==> flow/design.v <==
`timescale 1ns / 1ps
module fulladder(input wire a,b,c, output wire sum,carry);
    assign sum = a ^ b ^ c;
    assign carry = (a & b) | (b & c) | (c & a);
endmodule
module compressor_7_to_3(
    input  wire w0,w1,w2,w3,w4,w5,w6,
    output wire sum, c0, c1
);
    wire s1,s2,s3,s4,d1,d2,d3,d4;
    fulladder fa1(.a(w0), .b(w1), .c(w2), .sum(s1), .carry(d1));
    fulladder fa2(.a(w3), .b(w4), .c(w5), .sum(s2), .carry(d2));
    fulladder fa3(.a(s1), .b(s2), .c(w6), .sum(s3), .carry(d3));
    fulladder fa4(.a(d1), .b(d2), .c(d3), .sum(s4), .carry(d4));
    assign sum = s3;
    assign c0  = s4;
    assign c1  = d4;
endmodule
module array_7_to_3_compressor(
    input  wire [31:0] p0,p1,p2,p3,p4,p5,p6,
    output wire [31:0] psum, pc0, pc1
);
    genvar j;
    generate
        for(j=0; j<32; j=j+1) begin
            compressor_7_to_3 C(
                p0[j], p1[j], p2[j], p3[j], p4[j], p5[j], p6[j],
                psum[j], pc0[j], pc1[j]
            );
        end
    endgenerate
endmodule
module array_3_to_2_compressor(
    input  wire [31:0] a,b,c,
    output wire [31:0] sum, carry
);
    assign sum   = a ^ b ^ c;
    assign carry = ((a & b) | (b & c) | (c & a)) << 1;
endmodule
module han_carlson_adder(
    input  wire [31:0] a,
    input  wire [31:0] b,
    output wire [31:0] sum,
    output wire carry_out
);
    wire [31:0] g, p;
    assign g = a & b;
    assign p = a ^ b;
    wire [31:0] g1, p1;
    assign g1[0] = g[0];
    assign p1[0] = p[0];
    genvar i;
    generate
        for(i=1;i<32;i=i+1) begin
            assign g1[i] = g[i] | (p[i] & g[i-1]);
            assign p1[i] = p[i] & p[i-1];
        end
    endgenerate
    wire [31:0] g2, p2;
    assign g2[0] = g1[0];
    assign p2[0] = p1[0];
    assign g2[1] = g1[1];
    assign p2[1] = p1[1];
    generate
        for(i=2;i<32;i=i+1) begin
            assign g2[i] = g1[i] | (p1[i] & g1[i-2]);
            assign p2[i] = p1[i] & p1[i-2];
        end
    endgenerate
    wire [31:0] g3, p3;
    assign g3[0] = g2[0];
    assign p3[0] = p2[0];
    assign g3[1] = g2[1];
    assign p3[1] = p2[1];
    assign g3[2] = g2[2];
    assign p3[2] = p2[2];
    assign g3[3] = g2[3];
    assign p3[3] = p2[3];
    generate
        for(i=4;i<32;i=i+1) begin
            assign g3[i] = g2[i] | (p2[i] & g2[i-4]);
            assign p3[i] = p2[i] & p2[i-4];
        end
    endgenerate
    wire [31:0] g4, p4;
    assign g4[0] = g3[0];
    assign p4[0] = p3[0];
    assign g4[1] = g3[1];
    assign p4[1] = p3[1];
    assign g4[2] = g3[2];
    assign p4[2] = p3[2];
    assign g4[3] = g3[3];
    assign p4[3] = p3[3];
    assign g4[4] = g3[4];
    assign p4[4] = p3[4];
    assign g4[5] = g3[5];
    assign p4[5] = p3[5];
    assign g4[6] = g3[6];
    assign p4[6] = p3[6];
    assign g4[7] = g3[7];
    assign p4[7] = p3[7];
    generate
        for(i=8;i<32;i=i+1) begin
            assign g4[i] = g3[i] | (p3[i] & g3[i-8]);
            assign p4[i] = p3[i] & p3[i-8];
        end
    endgenerate
    wire [31:0] g5, p5;
    assign g5[0]  = g4[0];  assign p5[0]  = p4[0];
    assign g5[1]  = g4[1];  assign p5[1]  = p4[1];
    assign g5[2]  = g4[2];  assign p5[2]  = p4[2];
    assign g5[3]  = g4[3];  assign p5[3]  = p4[3];
    assign g5[4]  = g4[4];  assign p5[4]  = p4[4];
    assign g5[5]  = g4[5];  assign p5[5]  = p4[5];
    assign g5[6]  = g4[6];  assign p5[6]  = p4[6];
    assign g5[7]  = g4[7];  assign p5[7]  = p4[7];
    assign g5[8]  = g4[8];  assign p5[8]  = p4[8];
    assign g5[9]  = g4[9];  assign p5[9]  = p4[9];
    assign g5[10] = g4[10]; assign p5[10] = p4[10];
    assign g5[11] = g4[11]; assign p5[11] = p4[11];
    assign g5[12] = g4[12]; assign p5[12] = p4[12];
    assign g5[13] = g4[13]; assign p5[13] = p4[13];
    assign g5[14] = g4[14]; assign p5[14] = p4[14];
    assign g5[15] = g4[15]; assign p5[15] = p4[15];
    generate
        for(i=16;i<32;i=i+1) begin
            assign g5[i] = g4[i] | (p4[i] & g4[i-16]);
            assign p5[i] = p4[i] & p4[i-16];
        end
    endgenerate
    wire [31:0] carry_in; 
    assign carry_in[0] = 1'b0;
    assign carry_in[1]  = g[0];
    assign carry_in[2]  = g1[1];
    assign carry_in[3]  = g2[2];
    assign carry_in[4]  = g3[3];
    generate
        for(i=5;i<32;i=i+1) begin
            assign carry_in[i] = g5[i-1];
        end
    endgenerate
    generate
        for(i=0;i<32;i=i+1) begin
            assign sum[i] = p[i] ^ carry_in[i];
        end
    endgenerate
    assign carry_out = g5[31];
endmodule
module piped_wallace_mult(
    input wire clock, reset,
    input wire [15:0] x,y,
    output reg [31:0] prod
);
    genvar i,j;
    wire [31:0] pp[0:15];
    generate
        for(i=0; i<16; i=i+1) begin : PP_GEN
            for(j=0; j<32; j=j+1) begin : COL
                assign pp[i][j] = (j>=i && j<i+16) ? (x[j-i] & y[i]) : 1'b0;
            end
        end
    endgenerate
    wire [31:0] s0,s1,c0_0,c1_0,c02_0,c12_0;
    array_7_to_3_compressor A0(pp[0],pp[1],pp[2],pp[3],pp[4],pp[5],pp[6], s0, c0_0, c02_0);
    array_7_to_3_compressor A1(pp[7],pp[8],pp[9],pp[10],pp[11],pp[12],pp[13], s1, c1_0, c12_0);
    wire [31:0] c0  = c0_0  << 1;
    wire [31:0] c1  = c1_0  << 1;
    wire [31:0] c02 = c02_0 << 2;
    wire [31:0] c12 = c12_0 << 2;
    reg [31:0] rs0,rs1,rc0,rc1,rc02,rc12, rpp14,rpp15;
    always @(posedge clock or posedge reset)
        if(reset) begin
            rs0<=0; rs1<=0; rc0<=0; rc1<=0; rc02<=0; rc12<=0;
            rpp14<=0; rpp15<=0;
        end else begin
            rs0<=s0; rs1<=s1; rc0<=c0; rc1<=c1; rc02<=c02; rc12<=c12;
            rpp14<=pp[14]; rpp15<=pp[15];
        end
    wire [31:0] sum1,carry_1,carry_2;
    array_7_to_3_compressor A2(
        rs0,rs1,rc0,rc1,rc02,rc12,rpp14,
        sum1, carry_1, carry_2
    );
    wire [31:0] carry1 = carry_1 << 1;
    wire [31:0] carry2 = carry_2 << 2;
    reg [31:0] rsum1,rcarry1,rcarry2,rlast;
    always @(posedge clock or posedge reset)
        if(reset) begin
            rsum1<=0; rcarry1<=0; rcarry2<=0; rlast<=0;
        end else begin
            rsum1<=sum1; rcarry1<=carry1; rcarry2<=carry2;
            rlast<=rpp15;
        end
    wire [31:0] psum_1, pcarry_1, final_sum_pre, final_carry_pre;
    array_3_to_2_compressor C0(rsum1, rcarry1, rcarry2, psum_1, pcarry_1);
    array_3_to_2_compressor C1(rlast, psum_1, pcarry_1, final_sum_pre, final_carry_pre);
    reg [31:0] rsum, rcarry;
    always @(posedge clock or posedge reset)
        if(reset) begin
            rsum<=0; rcarry<=0;
        end else begin
            rsum<=final_sum_pre;
            rcarry<=final_carry_pre;
        end
    wire [31:0] final_sum;
    wire cout;
    han_carlson_adder HC(rsum, rcarry, final_sum, cout);
    always @(posedge clock or posedge reset)
        if(reset)
            prod <= 0;
        else
            prod <= final_sum;
endmodule
Memo
Re: synthesis data of piped_wallace_mult

## Reports on piped_wallace_mult

Tool output for the design above before and after an edit, in the order of the flow.
"original" refers to lines of the RTL above, "edited" to lines of the edited file.
"change" is "edited" less "original", of the values as shown; "rel. change" is that difference over "original", in percent.
Operators carry their Yosys type and port widths (W data, S select, Z words).
Library cell names are shortened.
The mark n/a stands for no value.

| inputs | value |
|---|---|
| design top | piped_wallace_mult |
| clock input | clock |
| library | sky130hd |
| timing corner | tt_025C_1v80 |

## Edit of the RTL

Unified diff, file above to edited file.
A script made this edit. It changes what the design does and was not meant as an optimisation.

```diff
@@ -198,9 +198,9 @@
     always @(posedge clock or posedge reset)
         if(reset) begin
-            rsum<=0; rcarry<=0;
+            rcarry<=0;
         end else begin
-            rsum<=final_sum_pre;
             rcarry<=final_carry_pre;
         end
+    always @(*) rsum = final_sum_pre;
     wire [31:0] final_sum;
     wire cout;
```

## After elaboration

Source: Yosys, flattened and elaborated, memories not mapped. Widths are those after wreduce; folded enables and synchronous resets count as part of the registers. Registers that Yosys merges into a memory's read port (data or address) are not register bits. Print and check cells do not count. Equal cells are merged and count once.

Word-level totals:

| what | original | edited | change | rel. change (%) |
|---|---|---|---|---|
| register bits | 342 | 310 | -32 | -9.36 |

Operators by class:

| what | original | edited | change | rel. change (%) |
|---|---|---|---|---|
| bitwise gates (word level) | 1884 | 1884 | 0 | 0.00 |

Unchanged operator kinds not shown: 12.

## Depth

Yosys ltp: most cells in a row. Word level: on the elaborated netlist, between registers, memories and ports. Mapped: between sequential cells and ports; inverters and the memories' decode and read muxes count.

Depth:

| what | original | edited | change | rel. change (%) |
|---|---|---|---|---|
| word-level depth | 11 | 15 | +4 | +36.36 |
| ABC_AREA | 0 | 0 | n/a | n/a |
| mapped depth | 8 | 13 | +5 | +62.50 |

## Mapped cells and area

Source: synth_stat.txt of the flow (Yosys; design flattened, memories mapped). It holds for the ABC_AREA given above (unset counts as 0); a run with the other value may have another netlist.

Cell types:

| cell type | original | edited | change | rel. change (%) |
|---|---|---|---|---|
| inv_1 | 212 | 287 | +75 | +35.38 |
| nand2_1 | 61 | 119 | +58 | +95.08 |
| and2_1 | 211 | 160 | -51 | -24.17 |
| dfrtp_1 | 337 | 306 | -31 | -9.20 |
| nor2_1 | 20 | 11 | -9 | -45.00 |
| a21oi_1 | 22 | 29 | +7 | +31.82 |
| xor2_1 | 4 | 11 | +7 | +175.00 |
| o21ai_1 | 1 | 8 | +7 | +700.00 |
| xnor2_1 | 17 | 11 | -6 | -35.29 |
| nand3_1 | 11 | 6 | -5 | -45.45 |
| o211ai_1 | 5 | 1 | -4 | -80.00 |
| o21a_1 | 1 | 5 | +4 | +400.00 |
| nor2b_1 | 5 | 2 | -3 | -60.00 |
| a211oi_1 | 2 | 5 | +3 | +150.00 |
| nand4_1 | 2 | 5 | +3 | +150.00 |
| o21ai_0 | 10 | 8 | -2 | -20.00 |
| a21o_1 | 7 | 9 | +2 | +28.57 |
| nor3_1 | 4 | 2 | -2 | -50.00 |

Unchanged cell types not shown: 7.
Not every row of either side is listed.

Synthesis totals:

| what | original | edited | change | rel. change (%) |
|---|---|---|---|---|
| mapped cells | 1324 | 1359 | +35 | +2.64 |
| cell area after synthesis (µm²) | 17424.2 | 16662.2 | -762.0 | -4.37 |
| sequential part of the area (µm²) | 8433.1 | 7657.3 | -775.8 | -9.20 |
| flip-flop cells | 337 | 306 | -31 | -9.20 |
| buffers | 39 | 37 | -2 | -5.13 |

By module: a second synthesis without flattening, with its own total; a netlist apart from the flattened one above.

Unflattened totals:

| what | original | edited | change | rel. change (%) |
|---|---|---|---|---|
| cell total of the unflattened synthesis | 1398 | 1366 | -32 | -2.29 |
| area (unflattened synthesis) (µm²) | 23151.0 | 22350.2 | -800.8 | -3.46 |

Each row is one instance without its submodules.

By module, original:

| module | times used | cells | area (µm²) | seq. area (µm²) |
|---|---|---|---|---|
| piped_wallace_mult | 1 | 713 | 12490.7 | 10585.2 |
| fulladder | 384 | 1 | 20.0 | 0.0 |
| han_carlson_adder | 1 | 233 | 1661.6 | 0.0 |
| array_3_to_2_compressor | 2 | 34 | 655.6 | 0.0 |
| array_7_to_3_compressor | 3 | 0 | 0.0 | 0.0 |
| compressor_7_to_3 | 96 | 0 | 0.0 | 0.0 |

By module, edited:

| module | times used | cells | area (µm²) | seq. area (µm²) |
|---|---|---|---|---|
| piped_wallace_mult | 1 | 681 | 11690.0 | 9784.4 |
| fulladder | 384 | 1 | 20.0 | 0.0 |
| han_carlson_adder | 1 | 233 | 1661.6 | 0.0 |
| array_3_to_2_compressor | 2 | 34 | 655.6 | 0.0 |
| array_7_to_3_compressor | 3 | 0 | 0.0 | 0.0 |
| compressor_7_to_3 | 96 | 0 | 0.0 | 0.0 |

## Timing after synthesis

Source: OpenSTA report_checks on the synthesized netlist (no wires, ideal clock, input and output delay 20% of the period each), path of least setup slack; recovery checks are left aside. Register names are those of the netlist, which keeps one name where synthesis merged equal registers.

Timing after synthesis:

| what | original | edited | change | rel. change (%) |
|---|---|---|---|---|
| path kind | input to register | register to register | n/a | n/a |
| start | in x[9] | reg (no name shown) | n/a | n/a |
| end | reg (no name shown) | reg prod[28] | n/a | n/a |
| clock period (ns) | 2.8 | 2.8 | 0.0 | 0.00 |
| external input delay (ns) | 0.560 | n/a | n/a | n/a |
| setup time (ns) | 0.136 | 0.111 | -0.025 | n/a |
| time at the first pin (ns) | 0.560 | 0.000 | -0.560 | -100.00 |
| arrival time (ns) | 2.311 | 2.974 | +0.663 | +28.69 |
| data required time (ns) | 2.664 | 2.689 | +0.025 | +0.94 |
| path slack (ns) | 0.353 | -0.285 | -0.638 | n/a |
| path delay (ns) | 1.887 | 3.085 | +1.198 | +63.49 |
| stages | 7 | 13 | +6 | +85.71 |
| path buffers | 1 | 0 | -1 | -100.00 |
| synthesis period reached (ns) | 2.447 | 3.085 | +0.638 | +26.07 |

"path delay" = arrival - input delay + setup time.
"stages": output pins that drive a net of the path, with the launching flip-flop's if there is one; two outputs of one cell count as two.
"synthesis period reached" is the clock period less the worst setup slack; recovery checks do not enter. This is arithmetic on one report: input and output delays are still those of the set period (20% each).
Between the ends stands the longest chain of elaborated cells between them, by number of cells; it is not shown to be the way that was timed. Of several equally long chains one is given.
A line is the first line of the expression or statement that the cell stems from. Yosys adds cells for indexed reads and writes and turns some case tables into memories.

| on the way, after synthesis, original | value |
|---|---|
| cell sequence | clkbuf_1 > and2_1 > fa_1 > inv_1 > fa_1 > inv_1 > fa_1 |
| length of the longest elaborated chain | 7 |
| elaborated cells between the ends (all ways) | 13 |
| those cells by class | logic: 13 |

Ends and longest elaborated chain, after synthesis, original:

| what | RTL line | text |
|---|---|---|
| start: declaration | 151 | `input wire [15:0] x,y,` |
| $and A1 B1 Y1 | 159 | `assign pp[i][j] = (j>=i && j<i+16) ? (x[j-i] & y[i]) : 1'b0;` |
| $xor A1 B1 Y1 x2 | 3 | `assign sum = a ^ b ^ c;` |
| $and A1 B1 Y1 | 4 | `assign carry = (a & b) \| (b & c) \| (c & a);` |
| $or A1 B1 Y1 x2 | 4 |  |
| $xor A1 B1 Y1 | 3 |  |

| on the way, after synthesis, edited | value |
|---|---|
| cell sequence | dfrtp_1 > inv_1 > fa_1 > inv_1 > fa_1 > ha_1 > a21oi_1 > o21ai_1 > a21o_1 > a41oi_4 > o21ai_4 > and3_4 > a2111oi_2 |
| length of the longest elaborated chain | 14 |
| elaborated cells between the ends (all ways) | 30 |
| those cells by class | logic: 30 |

Ends and longest elaborated chain, after synthesis, edited:

| what | RTL line | text |
|---|---|---|
| $and A30 B31 Y31 | 38 | `assign carry = ((a & b) \| (b & c) \| (c & a)) << 1;` |
| $or A31 B31 Y31 x2 | 38 |  |
| $xor A32 B32 Y32 | 37 | `assign sum   = a ^ b ^ c;` |
| $and A31 B31 Y31 | 47 | `assign g = a & b;` |
| $and A1 B1 Y1 | 55 | `assign g1[i] = g[i] \| (p[i] & g[i-1]);` |
| $or A1 B1 Y1 | 55 |  |
| $and A1 B1 Y1 | 66 | `assign g2[i] = g1[i] \| (p1[i] & g1[i-2]);` |
| $or A1 B1 Y1 | 66 |  |
| $or A1 B1 Y1 | 81 | `assign g3[i] = g2[i] \| (p2[i] & g2[i-4]);` |
| $and A1 B1 Y1 | 104 | `assign g4[i] = g3[i] \| (p3[i] & g3[i-8]);` |
| $or A1 B1 Y1 | 104 |  |
| $or A1 B1 Y1 | 127 | `assign g5[i] = g4[i] \| (p4[i] & g4[i-16]);` |
| $xor A1 B1 Y1 | 144 | `assign sum[i] = p[i] ^ carry_in[i];` |
| end: assignment | 210 | `prod <= 0;` |
| end: assignment | 212 | `prod <= final_sum;` |
| end: declaration | 152 | `output reg [31:0] prod` |

## Path in the finished layout

From the final timing report of the runs of pair 1: the path of least setup slack in the routed layout; clock arrival at registers is part of the times.

Timing post-layout:

| what | original | edited | change | rel. change (%) |
|---|---|---|---|---|
| path kind | register to register | register to register | n/a | n/a |
| start | reg rcarry[5] | reg (no name shown) | n/a | n/a |
| end | reg prod[27] | reg prod[28] | n/a | n/a |
| clock period (ns) | 2.8 | 2.8 | 0.0 | 0.00 |
| setup time (ns) | 0.12 | 0.10 | -0.02 | n/a |
| time at the first pin (ns) | 0.52 | 0.50 | -0.02 | -3.85 |
| arrival time (ns) | 2.96 | 3.43 | +0.47 | +15.88 |
| data required time (ns) | 3.20 | 3.19 | -0.01 | -0.31 |
| path slack (ns) | 0.24 | -0.23 | -0.47 | n/a |
| stages | 9 | 13 | +4 | +44.44 |
| path buffers | 0 | 1 | +1 | n/a |

Between the ends stands the longest chain of elaborated cells between them, by number of cells; it is not shown to be the way that was timed. Of several equally long chains one is given.

| on the way, post-layout, original | value |
|---|---|
| cell sequence | dfrtp_1 > ha_1 > fa_1 > a21o_1 > a221oi_2 > nor3_4 > o211ai_4 > nand2_2 > o311ai_2 |
| length of the longest elaborated chain | 10 |
| elaborated cells between the ends (all ways) | 16 |
| those cells by class | logic: 16 |

Ends and longest elaborated chain, post-layout, original:

| what | RTL line | text |
|---|---|---|
| start: declaration | 197 | `reg [31:0] rsum, rcarry;` |
| start: assignment | 200 | `rsum<=0; rcarry<=0;` |
| start: assignment | 203 | `rcarry<=final_carry_pre;` |
| $and A31 B31 Y31 | 47 | `assign g = a & b;` |
| $and A1 B1 Y1 | 55 | `assign g1[i] = g[i] \| (p[i] & g[i-1]);` |
| $or A1 B1 Y1 | 55 |  |
| $or A1 B1 Y1 | 66 | `assign g2[i] = g1[i] \| (p1[i] & g1[i-2]);` |
| $and A1 B1 Y1 | 81 | `assign g3[i] = g2[i] \| (p2[i] & g2[i-4]);` |
| $or A1 B1 Y1 | 81 |  |
| $or A1 B1 Y1 | 104 | `assign g4[i] = g3[i] \| (p3[i] & g3[i-8]);` |
| $and A1 B1 Y1 | 127 | `assign g5[i] = g4[i] \| (p4[i] & g4[i-16]);` |
| $or A1 B1 Y1 | 127 |  |
| $xor A1 B1 Y1 | 144 | `assign sum[i] = p[i] ^ carry_in[i];` |
| end: assignment | 210 | `prod <= 0;` |
| end: assignment | 212 | `prod <= final_sum;` |
| end: declaration | 152 | `output reg [31:0] prod` |

| on the way, post-layout, edited | value |
|---|---|
| cell sequence | dfrtp_1 > inv_2 > fa_1 > inv_2 > fa_1 > ha_4 > and2_4 > nand3_2 > or3_4 > o21ai_4 > nor3b_2 > buf_4 > a2111oi_4 |
| length of the longest elaborated chain | 13 |
| elaborated cells between the ends (all ways) | 27 |
| those cells by class | logic: 27 |

Ends and longest elaborated chain, post-layout, edited:

| what | RTL line | text |
|---|---|---|
| $and A30 B31 Y31 | 38 | `assign carry = ((a & b) \| (b & c) \| (c & a)) << 1;` |
| $or A31 B31 Y31 x2 | 38 |  |
| $xor A32 B32 Y32 | 37 | `assign sum   = a ^ b ^ c;` |
| $and A31 B31 Y31 | 47 | `assign g = a & b;` |
| $and A1 B1 Y1 | 55 | `assign g1[i] = g[i] \| (p[i] & g[i-1]);` |
| $or A1 B1 Y1 | 55 |  |
| $or A1 B1 Y1 | 66 | `assign g2[i] = g1[i] \| (p1[i] & g1[i-2]);` |
| $and A1 B1 Y1 | 81 | `assign g3[i] = g2[i] \| (p2[i] & g2[i-4]);` |
| $or A1 B1 Y1 | 81 |  |
| $or A1 B1 Y1 | 104 | `assign g4[i] = g3[i] \| (p3[i] & g3[i-8]);` |
| $or A1 B1 Y1 | 127 | `assign g5[i] = g4[i] \| (p4[i] & g4[i-16]);` |
| $xor A1 B1 Y1 | 144 | `assign sum[i] = p[i] ^ carry_in[i];` |
| end: assignment | 210 | `prod <= 0;` |
| end: assignment | 212 | `prod <= final_sum;` |
| end: declaration | 152 | `output reg [31:0] prod` |

## Layout results

Runs of the flow (Yosys, OpenROAD) on both versions; the two runs of a pair have the same settings. The constraints put input and output delay at 20% of the set period each and load the outputs with 0.01 pF.

| settings, pair 1 | value |
|---|---|
| CORE_UTILIZATION | 40 |
| period_ns | 2.8 |
| CAP_MARGIN | 20 |
| CORE_MARGIN | 2 |
| SLEW_MARGIN | 20 |

Final reports, pair 1:

| what | original | edited | change | rel. change (%) |
|---|---|---|---|---|
| mapped cell area after synthesis (µm²) | 17424.2 | 16662.2 | -762.0 | -4.37 |
| overall die area (µm²) | 45245.5 | 43303.5 | -1942.0 | -4.29 |
| standard-cell area after layout (µm²) | 20702.4 | 20945.1 | +242.7 | +1.17 |
| utilization in the final report (%) | 48.1 | 51.1 | +3.0 | n/a |
| worst setup slack after layout (ns) | 0.238 | -0.235 | -0.473 | n/a |
| total negative setup slack (ns) | 0.000 | -1.905 | -1.905 | n/a |
| post-route worst hold slack (ns) | 0.344 | 0.348 | +0.004 | n/a |
| total power after layout (mW) | 18.229 | 24.701 | +6.472 | +35.50 |
| reached clock period (ns) | 2.562 | 3.035 | +0.473 | +18.46 |

| settings, pair 2 | value |
|---|---|
| ABC_AREA | 1 |
| CAP_MARGIN | 5 |
| CORE_UTILIZATION | 66 |
| CTS_CLUSTER_SIZE | 27 |
| GPL_TIMING_DRIVEN | 1 |
| HOLD_SLACK_MARGIN | 0.2 |
| MAX_ROUTING_LAYER | met4 |
| MIN_ROUTING_LAYER | met1 |
| PLACE_DENSITY | 0.9 |
| SLEW_MARGIN | 5 |
| period_ns | 2.06 |
| CORE_MARGIN | 2 |

Final reports, pair 2:

| what | original | edited | change | rel. change (%) |
|---|---|---|---|---|
| mapped cell area after synthesis (µm²) | 18119.9 | 17414.2 | -705.7 | -3.89 |
| overall die area (µm²) | 28796.4 | 27700.6 | -1095.8 | -3.81 |
| standard-cell area after layout (µm²) | 21675.8 | 22908.2 | +1232.4 | +5.69 |
| utilization in the final report (%) | 80.4 | 88.2 | +7.8 | n/a |
| worst setup slack after layout (ns) | -0.353 | -1.303 | -0.950 | n/a |
| total negative setup slack (ns) | -1.884 | -19.102 | -17.218 | n/a |
| total power after layout (mW) | 27.264 | 43.768 | +16.504 | +60.53 |
| reached clock period (ns) | 2.413 | 3.363 | +0.950 | +39.37 |

"reached clock period" = clock period - worst setup slack. The figure is calculated, with input and output delays left at 20% of the set period.
"total power after layout": no workload was simulated; the value follows from the tool's default switching activity.
